==> flow/design.v <==
`default_nettype none
module cordic
( input  var [15:0] i_qph  
, output var [15:0] o_sin  
);
logic [15:0] i_x;
logic [15:0] i_y;
always_comb i_x = i_qph[15] ? 16'h0000 : 16'hDBD9;
always_comb i_y = i_qph[15] ? 16'hDBD9 : 16'h0000;
logic [22:0] cordic_angle [0:18];
always_comb cordic_angle[ 0] = 23'h25C80A;  
always_comb cordic_angle[ 1] = 23'h13F670;  
always_comb cordic_angle[ 2] = 23'h0A2223;  
always_comb cordic_angle[ 3] = 23'h05161A;  
always_comb cordic_angle[ 4] = 23'h028BAF;  
always_comb cordic_angle[ 5] = 23'h0145EC;  
always_comb cordic_angle[ 6] = 23'h00A2F8;  
always_comb cordic_angle[ 7] = 23'h00517C;  
always_comb cordic_angle[ 8] = 23'h0028BE;  
always_comb cordic_angle[ 9] = 23'h00145F;  
always_comb cordic_angle[10] = 23'h000A2F;  
always_comb cordic_angle[11] = 23'h000517;  
always_comb cordic_angle[12] = 23'h00028B;  
always_comb cordic_angle[13] = 23'h000145;  
always_comb cordic_angle[14] = 23'h0000A2;  
always_comb cordic_angle[15] = 23'h000051;  
always_comb cordic_angle[16] = 23'h000028;  
always_comb cordic_angle[17] = 23'h000014;  
always_comb cordic_angle[18] = 23'h00000A;  
/*verilator lint_off UNOPTFLAT*/
logic [18:0] x [0:19];
logic [18:0] y [0:19];
logic [22:0] p [0:19];
/*verilator lint_on UNOPTFLAT*/
always_comb x[0] = {1'b0, i_x, {2{1'b0}}};
always_comb y[0] = {1'b0, i_y, {2{1'b0}}};
always_comb p[0] = {i_qph, {7{1'b0}}};
/*verilator lint_off ALWCOMBORDER*/
for (genvar i = 0; i < 19; i = i + 1) begin: l_cordic_steps
  always_comb
    if (p[i][22]) begin
      x[i+1] = x[i] + (y[i] >>> (i+1));
      y[i+1] = y[i] - (x[i] >>> (i+1));
      p[i+1] = p[i] + cordic_angle[i];
    end else begin
      x[i+1] = x[i] - (y[i] >>> (i+1));
      y[i+1] = y[i] + (x[i] >>> (i+1));
      p[i+1] = p[i] - cordic_angle[i];
    end
end
/*verilator lint_on ALWCOMBORDER*/
always_comb
  if (i_qph > 16'd65508)   o_sin = 16'hFFFE;
  else if (i_qph < 16'd32) o_sin = i_qph + (i_qph >> 1);
  else                     o_sin = y[19][17:2];
endmodule
`default_nettype none
module saw2sin
( input  var        i_clk
, input  var [15:0] i_saw
, output var [15:0] o_sin
);
logic invert;
always_comb invert = i_saw[15];
logic reverse;
always_comb reverse = i_saw[14];
logic [15:0] qsaw;
always_comb qsaw = reverse
  ? {~i_saw[13:0], 2'b11}  
  : {i_saw[13:0], 2'b01};  
logic [15:0] qsin;
cordic cordic
( .i_qph (qsaw)
, .o_sin (qsin)
);
logic [16:0] sin;
always_ff @(posedge i_clk) sin <= reverse
  ? (invert ? ~{1'b1, qsin[15:0]}           
            : {1'b1, qsin[15:0]} + 17'd1)   
  : (invert ? ~{1'b1, qsin[15:0]} + 17'd2   
            : {1'b1, qsin[15:0]} + 17'd0);  
always_comb o_sin = sin[16:1];
endmodule
# Reports on saw2sin
# Tool output for the design above before and after an edit, in the order of the flow.
# "orig" refers to lines of the RTL above, "edited" to lines of the edited file.
# "diff": "edited" minus "orig" as printed here.
# Operators carry their Yosys type and port widths (W data, S select, Z words).
# Cell names lack the library's common part.
# Not given: -
[setup]
top_module = "saw2sin"
clock = "i_clk"
lib = "sky130hd"
lib_corner = "tt_025C_1v80"

# Diff
# Unified diff, file above to edited file.
# The edit is scripted: it alters the design's behaviour and was not made to optimise anything.
# begin of diff
@@ -41,5 +41,5 @@
     if (p[i][22]) begin
       x[i+1] = x[i] + (y[i] >>> (i+1));
-      y[i+1] = y[i] - (x[i] >>> (i+1));
+      y[i+1] = y[i] ^ (x[i] >>> (i+1));
       p[i+1] = p[i] + cordic_angle[i];
     end else begin
# end of diff

# After elaboration
# Source: Yosys, flattened and elaborated. Widths are those after wreduce; folded enables and synchronous resets count as part of the registers. Registers that Yosys merges into a memory's read port (data or address) are not register bits. Print and check cells do not count. Equal cells are merged and count once.
[op_classes]
columns = ["item", "orig", "edited", "diff"]
rows = [
  ["addsub", 107, 89, -18],
  ["mul", 0, 0, 0],
  ["n_div", 0, 0, 0],
  ["n_cmp", 2, 2, 0],
  ["eq_ne", 0, 0, 0],
  ["shifts", 0, 0, 0],
  ["n_mux", 60, 60, 0],
  ["n_logic", 2, 20, 18],
  ["reduce_logical", 0, 0, 0],
]
[op_table]
columns = ["cell", "orig", "edited", "diff"]
rows = [
  ["$sub A18 B17 Y19", 2, 1, -1],
  ["$sub A19 B10 Y19", 2, 1, -1],
  ["$sub A19 B11 Y19", 2, 1, -1],
  ["$sub A19 B12 Y19", 2, 1, -1],
  ["$sub A19 B13 Y19", 2, 1, -1],
  ["$sub A19 B14 Y19", 2, 1, -1],
  ["$sub A19 B15 Y19", 2, 1, -1],
  ["$sub A19 B16 Y19", 2, 1, -1],
  ["$sub A19 B17 Y19", 2, 1, -1],
  ["$sub A19 B3 Y19", 2, 1, -1],
  ["$sub A19 B4 Y19", 2, 1, -1],
  ["$sub A19 B5 Y19", 2, 1, -1],
  ["$sub A19 B6 Y19", 2, 1, -1],
  ["$sub A19 B7 Y19", 2, 1, -1],
  ["$sub A19 B8 Y19", 2, 1, -1],
  ["$sub A19 B9 Y19", 2, 1, -1],
  ["$sub A18 B1 Y18", 1, 0, -1],
  ["$sub A18 B2 Y18", 1, 0, -1],
  ["$xor A18 B1 Y18", 0, 1, 1],
  ["$xor A18 B17 Y18", 0, 1, 1],
  ["$xor A18 B2 Y18", 0, 1, 1],
  ["$xor A19 B10 Y19", 0, 1, 1],
  ["$xor A19 B11 Y19", 0, 1, 1],
  ["$xor A19 B12 Y19", 0, 1, 1],
  ["$xor A19 B13 Y19", 0, 1, 1],
  ["$xor A19 B14 Y19", 0, 1, 1],
  ["$xor A19 B15 Y19", 0, 1, 1],
  ["$xor A19 B16 Y19", 0, 1, 1],
]
# The list need not be complete.
[word_totals]
columns = ["item", "orig", "edited", "diff"]
rows = [
  ["ff_bits", 17, 17, 0],
  ["latchBits", 0, 0, 0],
  ["ram_bits", 0, 0, 0],
  ["mem_bits_ro", 0, 0, 0],
  ["clocked_rd_ports_x_width", 0, 0, 0],
  ["n_memories", 0, 0, 0],
  ["input_bits", 17, 17, 0],
  ["output_inout_bits", 16, 16, 0],
]

# Logic depth
# Longest topological path by Yosys (ltp), each cell counted once; first at word level (registers and memories cut), then after technology mapping (sequential cells cut; the memories' decode and read muxes count).
[logic_depth]
columns = ["item", "orig", "edited", "diff"]
rows = [
  ["ltp_word", 45, 45, 0],
  ["abc_area", "0", "0", "-"],
  ["ltp_mapped", 347, 281, -66],
  ["depth_no_buf", 320, 268, -52],
]

# Netlist
# Yosys stat after the flow's synthesis: flattened, memories mapped to cells. It holds for the ABC_AREA given above (unset counts as 0); a run with the other value may have another netlist.
[synth_totals]
columns = ["item", "orig", "edited", "diff"]
rows = [
  ["cells", 6061, 5865, -196],
  ["area_um2", 44136.1, 42157.9, -1978.2],
  ["sequential_area_um2", 320.3, 320.3, 0.0],
  ["ffs", 16, 16, 0],
]
[types]
columns = ["cell_type", "orig", "edited", "diff"]
rows = [
  ["inv_1", 577, 382, -195],
  ["ha_1", 933, 753, -180],
  ["o21bai_1", 281, 166, -115],
  ["nand2_1", 291, 363, 72],
  ["xnor2_1", 624, 567, -57],
  ["nand3_1", 76, 130, 54],
  ["a211oi_1", 29, 70, 41],
  ["xor2_1", 287, 249, -38],
  ["and3_1", 22, 59, 37],
  ["nand4_1", 33, 65, 32],
  ["o211ai_1", 24, 56, 32],
  ["a21boi_0", 53, 22, -31],
  ["nand2b_1", 110, 88, -22],
  ["nor2_1", 473, 452, -21],
  ["o21a_1", 61, 82, 21],
  ["clkbuf_1", 59, 80, 21],
  ["nor2b_1", 90, 70, -20],
  ["a211o_1", 12, 29, 17],
]
# The list need not be complete.
# By module: a second synthesis without flattening, with its own total; a netlist apart from the flattened one above.
[hier_totals]
columns = ["item", "orig", "edited", "diff"]
rows = [
  ["hier_cells", 5877, 5625, -252],
  ["area_unflattened_um2", 43013.8, 41026.8, -1987.0],
]
# Rows give one instance, submodules left out.
[modules_orig]
columns = ["module", "instances", "n_cells", "area_um2", "seq_area_um2"]
rows = [
  ["cordic", 1, 5755, 41916.5, 0.0],
  ["saw2sin", 1, 122, 1097.3, 320.3],
]
[modules_edited]
columns = ["module", "instances", "n_cells", "area_um2", "seq_area_um2"]
rows = [
  ["cordic", 1, 5503, 39929.5, 0.0],
  ["saw2sin", 1, 122, 1097.3, 320.3],
]

# Worst setup path after synthesis
# Source: OpenSTA report_checks on the synthesized netlist (no wires, ideal clock, input and output delay 20% of the period each), path of least setup slack; recovery checks are left aside. Register names are those of the netlist, which keeps one name where synthesis merged equal registers.
[synth_timing]
columns = ["item", "orig", "edited", "diff"]
rows = [
  ["path_type", "in2reg", "in2reg", "-"],
  ["startpoint", "in i_saw[13]", "in i_saw[14]", "-"],
  ["endpoint", "reg sin[16]", "reg sin[11]", "-"],
  ["clock_period_ps", 70000, 70000, 0],
  ["in_delay_ps", 14000, 14000, 0],
  ["setup_ps", 59, 118, 59],
  ["t_first_pin_ps", 14000, 14000, 0],
  ["t_arrival_ps", 73189, 63184, -10005],
  ["required_time_ps", 69941, 69882, -59],
  ["path_slack_ps", -3248, 6698, 9946],
  ["delay_ps", 59248, 49302, -9946],
  ["stages", 336, 258, -78],
  ["n_path_buf", 31, 20, -11],
  ["period_less_setup_slack_ps", 73248, 63302, -9946],
]
# "delay_ps" is the arrival time less input delay plus setup time.
# "stages" counts driving pins, that of a launching flip-flop among them; a cell with two outputs on the path counts twice.
# "period_less_setup_slack_ps" is the clock period less the worst setup slack; recovery checks do not enter. This is arithmetic on one report: input and output delays are still those of the set period (20% each).
# Between the ends stands the longest chain of elaborated cells between them, by number of cells; it is not shown to be the way that was timed. Of several equally long chains one is given.
# A line is the first line of the expression or statement that the cell stems from. Yosys adds cells for indexed reads and writes and turns some case tables into memories.
[synth_via_orig]
path_cell_list = "buf_4 -> xnor2_2 -> buf_4 -> clkbuf_1 -> inv_1 -> ha_1 -> buf_1 -> nand3_1 -> nor4_1 -> mux2i_1 -> and2_1 -> nand2_2 -> clkinv_2 -> ha_1 -> nand4_1 -> or3_4 -> a2bb2oi_4 -> nand2_4 -> [300 not listed] -> a21oi_1 -> nor2b_1 -> o21ai_0 -> ha_1 -> clkbuf_1 -> a21oi_1 -> nor2b_1 -> a2111oi_0 -> nor2_1 -> nor2_1 -> nor2b_1 -> a31oi_1 -> inv_1 -> or4_1 -> a311oi_2 -> and3b_1 -> a41oi_1 -> and2_1"
elab_chain_len = 45
[synth_lines_orig]
columns = ["item", "line", "source"]
rows = [
  ["start, declared", 60, ", input  var [15:0] i_saw"],
  ["$not A14 Y14", 69, "? {~i_saw[13:0], 2'b11}"],
  ["$mux W16", 68, "always_comb qsaw = reverse"],
  ["$mux W16", 8, "always_comb i_x = i_qph[15] ? 16'h0000 : 16'hDBD9;"],
  ["$sub A18 B17 Y19", 46, "x[i+1] = x[i] - (y[i] >>> (i+1));"],
  ["$mux W19", 41, "if (p[i][22]) begin"],
  ["$add A19 B17 Y19", 47, "y[i+1] = y[i] + (x[i] >>> (i+1));"],
  ["$mux W19", 41, ""],
  ["[31 not listed]", "-", ""],
  ["$mux W18", 41, ""],
  ["$mux W16", 54, "else if (i_qph < 16'd32) o_sin = i_qph + (i_qph >> 1);"],
  ["$mux W16", 53, "if (i_qph > 16'd65508)   o_sin = 16'hFFFE;"],
  ["$not A17 Y17", 80, ": (invert ? ~{1'b1, qsin[15:0]} + 17'd2"],
  ["$add A17 B2 Y17", 80, ""],
  ["$mux W17", 80, ""],
  ["$mux W17", 77, "always_ff @(posedge i_clk) sin <= reverse"],
  ["end, assigned", 77, ""],
  ["end, declared", 76, "logic [16:0] sin;"],
]
[synth_via_edited]
path_cell_list = "buf_6 -> clkbuf_1 -> buf_1 -> buf_1 -> xor2_1 -> ha_1 -> a21o_1 -> a21oi_1 -> or4b_1 -> o21a_1 -> clkbuf_1 -> ha_1 -> buf_4 -> inv_1 -> o21ai_0 -> a21o_1 -> a21o_1 -> a21oi_1 -> [222 not listed] -> a21o_1 -> a21o_1 -> a21oi_1 -> nor2_1 -> nand2_1 -> and3b_1 -> mux2_2 -> a2111o_1 -> and3_1 -> clkbuf_1 -> inv_1 -> ha_1 -> nand2b_1 -> nor4_1 -> a31oi_1 -> o31ai_1 -> nand2_1 -> xnor2_1"
elab_chain_len = 44
[synth_lines_edited]
columns = ["item", "line", "source"]
rows = [
  ["start, declared", 60, ", input  var [15:0] i_saw"],
  ["$mux W16", 68, "always_comb qsaw = reverse"],
  ["$mux W16", 8, "always_comb i_x = i_qph[15] ? 16'h0000 : 16'hDBD9;"],
  ["$sub A18 B17 Y19", 46, "x[i+1] = x[i] - (y[i] >>> (i+1));"],
  ["$mux W19", 41, "if (p[i][22]) begin"],
  ["$add A19 B17 Y19", 47, "y[i+1] = y[i] + (x[i] >>> (i+1));"],
  ["$mux W19", 41, ""],
  ["$add A19 B16 Y19", 47, ""],
  ["[30 not listed]", "-", ""],
  ["$mux W18", 41, ""],
  ["$mux W16", 54, "else if (i_qph < 16'd32) o_sin = i_qph + (i_qph >> 1);"],
  ["$mux W16", 53, "if (i_qph > 16'd65508)   o_sin = 16'hFFFE;"],
  ["$not A17 Y17", 80, ": (invert ? ~{1'b1, qsin[15:0]} + 17'd2"],
  ["$add A17 B2 Y17", 80, ""],
  ["$mux W17", 80, ""],
  ["$mux W17", 77, "always_ff @(posedge i_clk) sin <= reverse"],
  ["end, assigned", 77, ""],
  ["end, declared", 76, "logic [16:0] sin;"],
]

# Timing after layout
# Path of least setup slack in the final report of the runs of pair 1 (OpenROAD, finished layout, wires in). Where an end is a register, its clock arrival counts in the times.
# The path's times are printed in steps of 10 ps; the period is the one set.
[layout_timing]
columns = ["item", "orig", "edited", "diff"]
rows = [
  ["path_type", "in2reg", "in2reg", "-"],
  ["startpoint", "in i_saw[12]", "in i_saw[14]", "-"],
  ["endpoint", "reg sin[15]", "reg sin[16]", "-"],
  ["clock_period_ps", 67600, 67600, 0],
  ["in_delay_ps", 13520, 13520, 0],
  ["setup_ps", 70, 80, 10],
  ["t_first_pin_ps", 13520, 13520, 0],
  ["t_arrival_ps", 64480, 64210, -270],
  ["required_time_ps", 67780, 67760, -20],
  ["path_slack_ps", 3300, 3550, 250],
  ["stages", 285, 223, -62],
  ["n_path_buf", 7, 5, -2],
]
# Between the ends stands the longest chain of elaborated cells between them, by number of cells; it is not shown to be the way that was timed. Of several equally long chains one is given.
[layout_via_orig]
path_cell_list = "clkdlybuf4s50_1 -> xnor2_2 -> inv_1 -> ha_1 -> nand3_2 -> nor4_2 -> mux2i_1 -> and2_4 -> nand2_4 -> buf_4 -> ha_1 -> o21a_1 -> nor2_1 -> nor2_1 -> o21ai_0 -> nand2b_1 -> a21oi_2 -> o21bai_1 -> [249 not listed] -> a31oi_2 -> xnor2_2 -> o21ai_4 -> buf_4 -> ha_2 -> nor2b_1 -> a2111oi_2 -> nor2_1 -> nor2_2 -> nor2b_1 -> a31oi_2 -> inv_1 -> or4_4 -> a311oi_2 -> o2111a_1 -> a41oi_1 -> a31oi_1 -> xnor2_1"
elab_chain_len = 43
[layout_lines_orig]
columns = ["item", "line", "source"]
rows = [
  ["start, declared", 60, ", input  var [15:0] i_saw"],
  ["$not A14 Y14", 69, "? {~i_saw[13:0], 2'b11}"],
  ["$mux W16", 68, "always_comb qsaw = reverse"],
  ["$sub A23 B22 Y23", 48, "p[i+1] = p[i] - cordic_angle[i];"],
  ["$mux W23", 41, "if (p[i][22]) begin"],
  ["$mux W19", 41, ""],
  ["$add A19 B16 Y19", 47, "y[i+1] = y[i] + (x[i] >>> (i+1));"],
  ["$mux W19", 41, ""],
  ["[29 not listed]", "-", ""],
  ["$mux W18", 41, ""],
  ["$mux W16", 54, "else if (i_qph < 16'd32) o_sin = i_qph + (i_qph >> 1);"],
  ["$mux W16", 53, "if (i_qph > 16'd65508)   o_sin = 16'hFFFE;"],
  ["$not A17 Y17", 80, ": (invert ? ~{1'b1, qsin[15:0]} + 17'd2"],
  ["$add A17 B2 Y17", 80, ""],
  ["$mux W17", 80, ""],
  ["$mux W17", 77, "always_ff @(posedge i_clk) sin <= reverse"],
  ["end, assigned", 77, ""],
  ["end, declared", 76, "logic [16:0] sin;"],
]
[layout_via_edited]
path_cell_list = "buf_2 -> buf_12 -> xnor2_1 -> inv_1 -> ha_1 -> a21oi_1 -> o21ai_0 -> or4b_1 -> o21a_4 -> ha_2 -> inv_1 -> o21ai_0 -> a21o_1 -> a21o_1 -> a21oi_1 -> nor2b_1 -> o21ai_0 -> nand2b_1 -> [187 not listed] -> ha_1 -> a21o_1 -> maj3_1 -> a21oi_1 -> nor3_1 -> a2111oi_0 -> o31ai_1 -> a211oi_1 -> o211ai_1 -> mux2_4 -> o2111ai_4 -> or4_1 -> a31o_2 -> a211o_1 -> nor2_1 -> nand2b_1 -> or4_1 -> o21ai_1"
elab_chain_len = 44
[layout_lines_edited]
columns = ["item", "line", "source"]
rows = [
  ["start, declared", 60, ", input  var [15:0] i_saw"],
  ["$mux W16", 68, "always_comb qsaw = reverse"],
  ["$mux W16", 8, "always_comb i_x = i_qph[15] ? 16'h0000 : 16'hDBD9;"],
  ["$sub A18 B17 Y19", 46, "x[i+1] = x[i] - (y[i] >>> (i+1));"],
  ["$mux W19", 41, "if (p[i][22]) begin"],
  ["$add A19 B17 Y19", 47, "y[i+1] = y[i] + (x[i] >>> (i+1));"],
  ["$mux W19", 41, ""],
  ["$add A19 B16 Y19", 47, ""],
  ["[30 not listed]", "-", ""],
  ["$mux W18", 41, ""],
  ["$mux W16", 54, "else if (i_qph < 16'd32) o_sin = i_qph + (i_qph >> 1);"],
  ["$mux W16", 53, "if (i_qph > 16'd65508)   o_sin = 16'hFFFE;"],
  ["$not A17 Y17", 80, ": (invert ? ~{1'b1, qsin[15:0]} + 17'd2"],
  ["$add A17 B2 Y17", 80, ""],
  ["$mux W17", 80, ""],
  ["$mux W17", 77, "always_ff @(posedge i_clk) sin <= reverse"],
  ["end, assigned", 77, ""],
  ["end, declared", 76, "logic [16:0] sin;"],
]

# Measured runs
# Runs of the flow (Yosys, OpenROAD) on both versions; the two runs of a pair have the same settings. The constraints put input and output delay at 20% of the set period each and load the outputs with 0.01 pF.
[settings_pair_1]
CORE_UTILIZATION = 40
period_ns = 67.6
CAP_MARGIN = 20
CORE_MARGIN = 2
SLEW_MARGIN = 20
[measured_pair_1]
columns = ["item", "orig", "edited", "diff"]
rows = [
  ["synth_chip_area_um2", 44136.1, 42157.9, -1978.2],
  ["design_die_area_um2", 113014.0, 108008.0, -5006.0],
  ["stdcell_area_um2", 50977.6, 44878.0, -6099.6],
  ["layout_utilization_pct", 46.7, 42.8, -3.9],
  ["ws_setup_ps", 3301, 3552, 251],
  ["timing.setup.tns_ps", 0, 0, 0],
  ["timing.hold.ws_ps", 13917, 13904, -13],
  ["achievedPeriod_ps", 64299, 64048, -251],
]
[settings_pair_2]
ABC_AREA = 0
CAP_MARGIN = 10
CELL_PAD_IN_SITES_DETAIL_PLACEMENT = 2
CORE_UTILIZATION = 28
GPL_ROUTABILITY_DRIVEN = 0
GPL_TIMING_DRIVEN = 1
PLACE_DENSITY_LB_ADDON = 0.04
SETUP_SLACK_MARGIN = 2.98
period_ns = 55.4
CORE_MARGIN = 2
SLEW_MARGIN = 20
[measured_pair_2]
columns = ["item", "orig", "edited", "diff"]
rows = [
  ["synth_chip_area_um2", 44136.1, 42157.9, -1978.2],
  ["design_die_area_um2", 160821.0, 153684.0, -7137.0],
  ["stdcell_area_um2", 80086.8, 60086.4, -20000.4],
  ["layout_utilization_pct", 51.2, 40.2, -11.0],
  ["ws_setup_ps", -15246, 914, 16160],
  ["timing.setup.tns_ps", -237938, 0, 237938],
  ["timing.hold.ws_ps", 11562, 11327, -235],
  ["achievedPeriod_ps", 70646, 54486, -16160],
]
# "achievedPeriod_ps" is the run's clock period less its worst setup slack. It is reckoned from that one timing run; input and output delays stay at 20% of the period that was set.
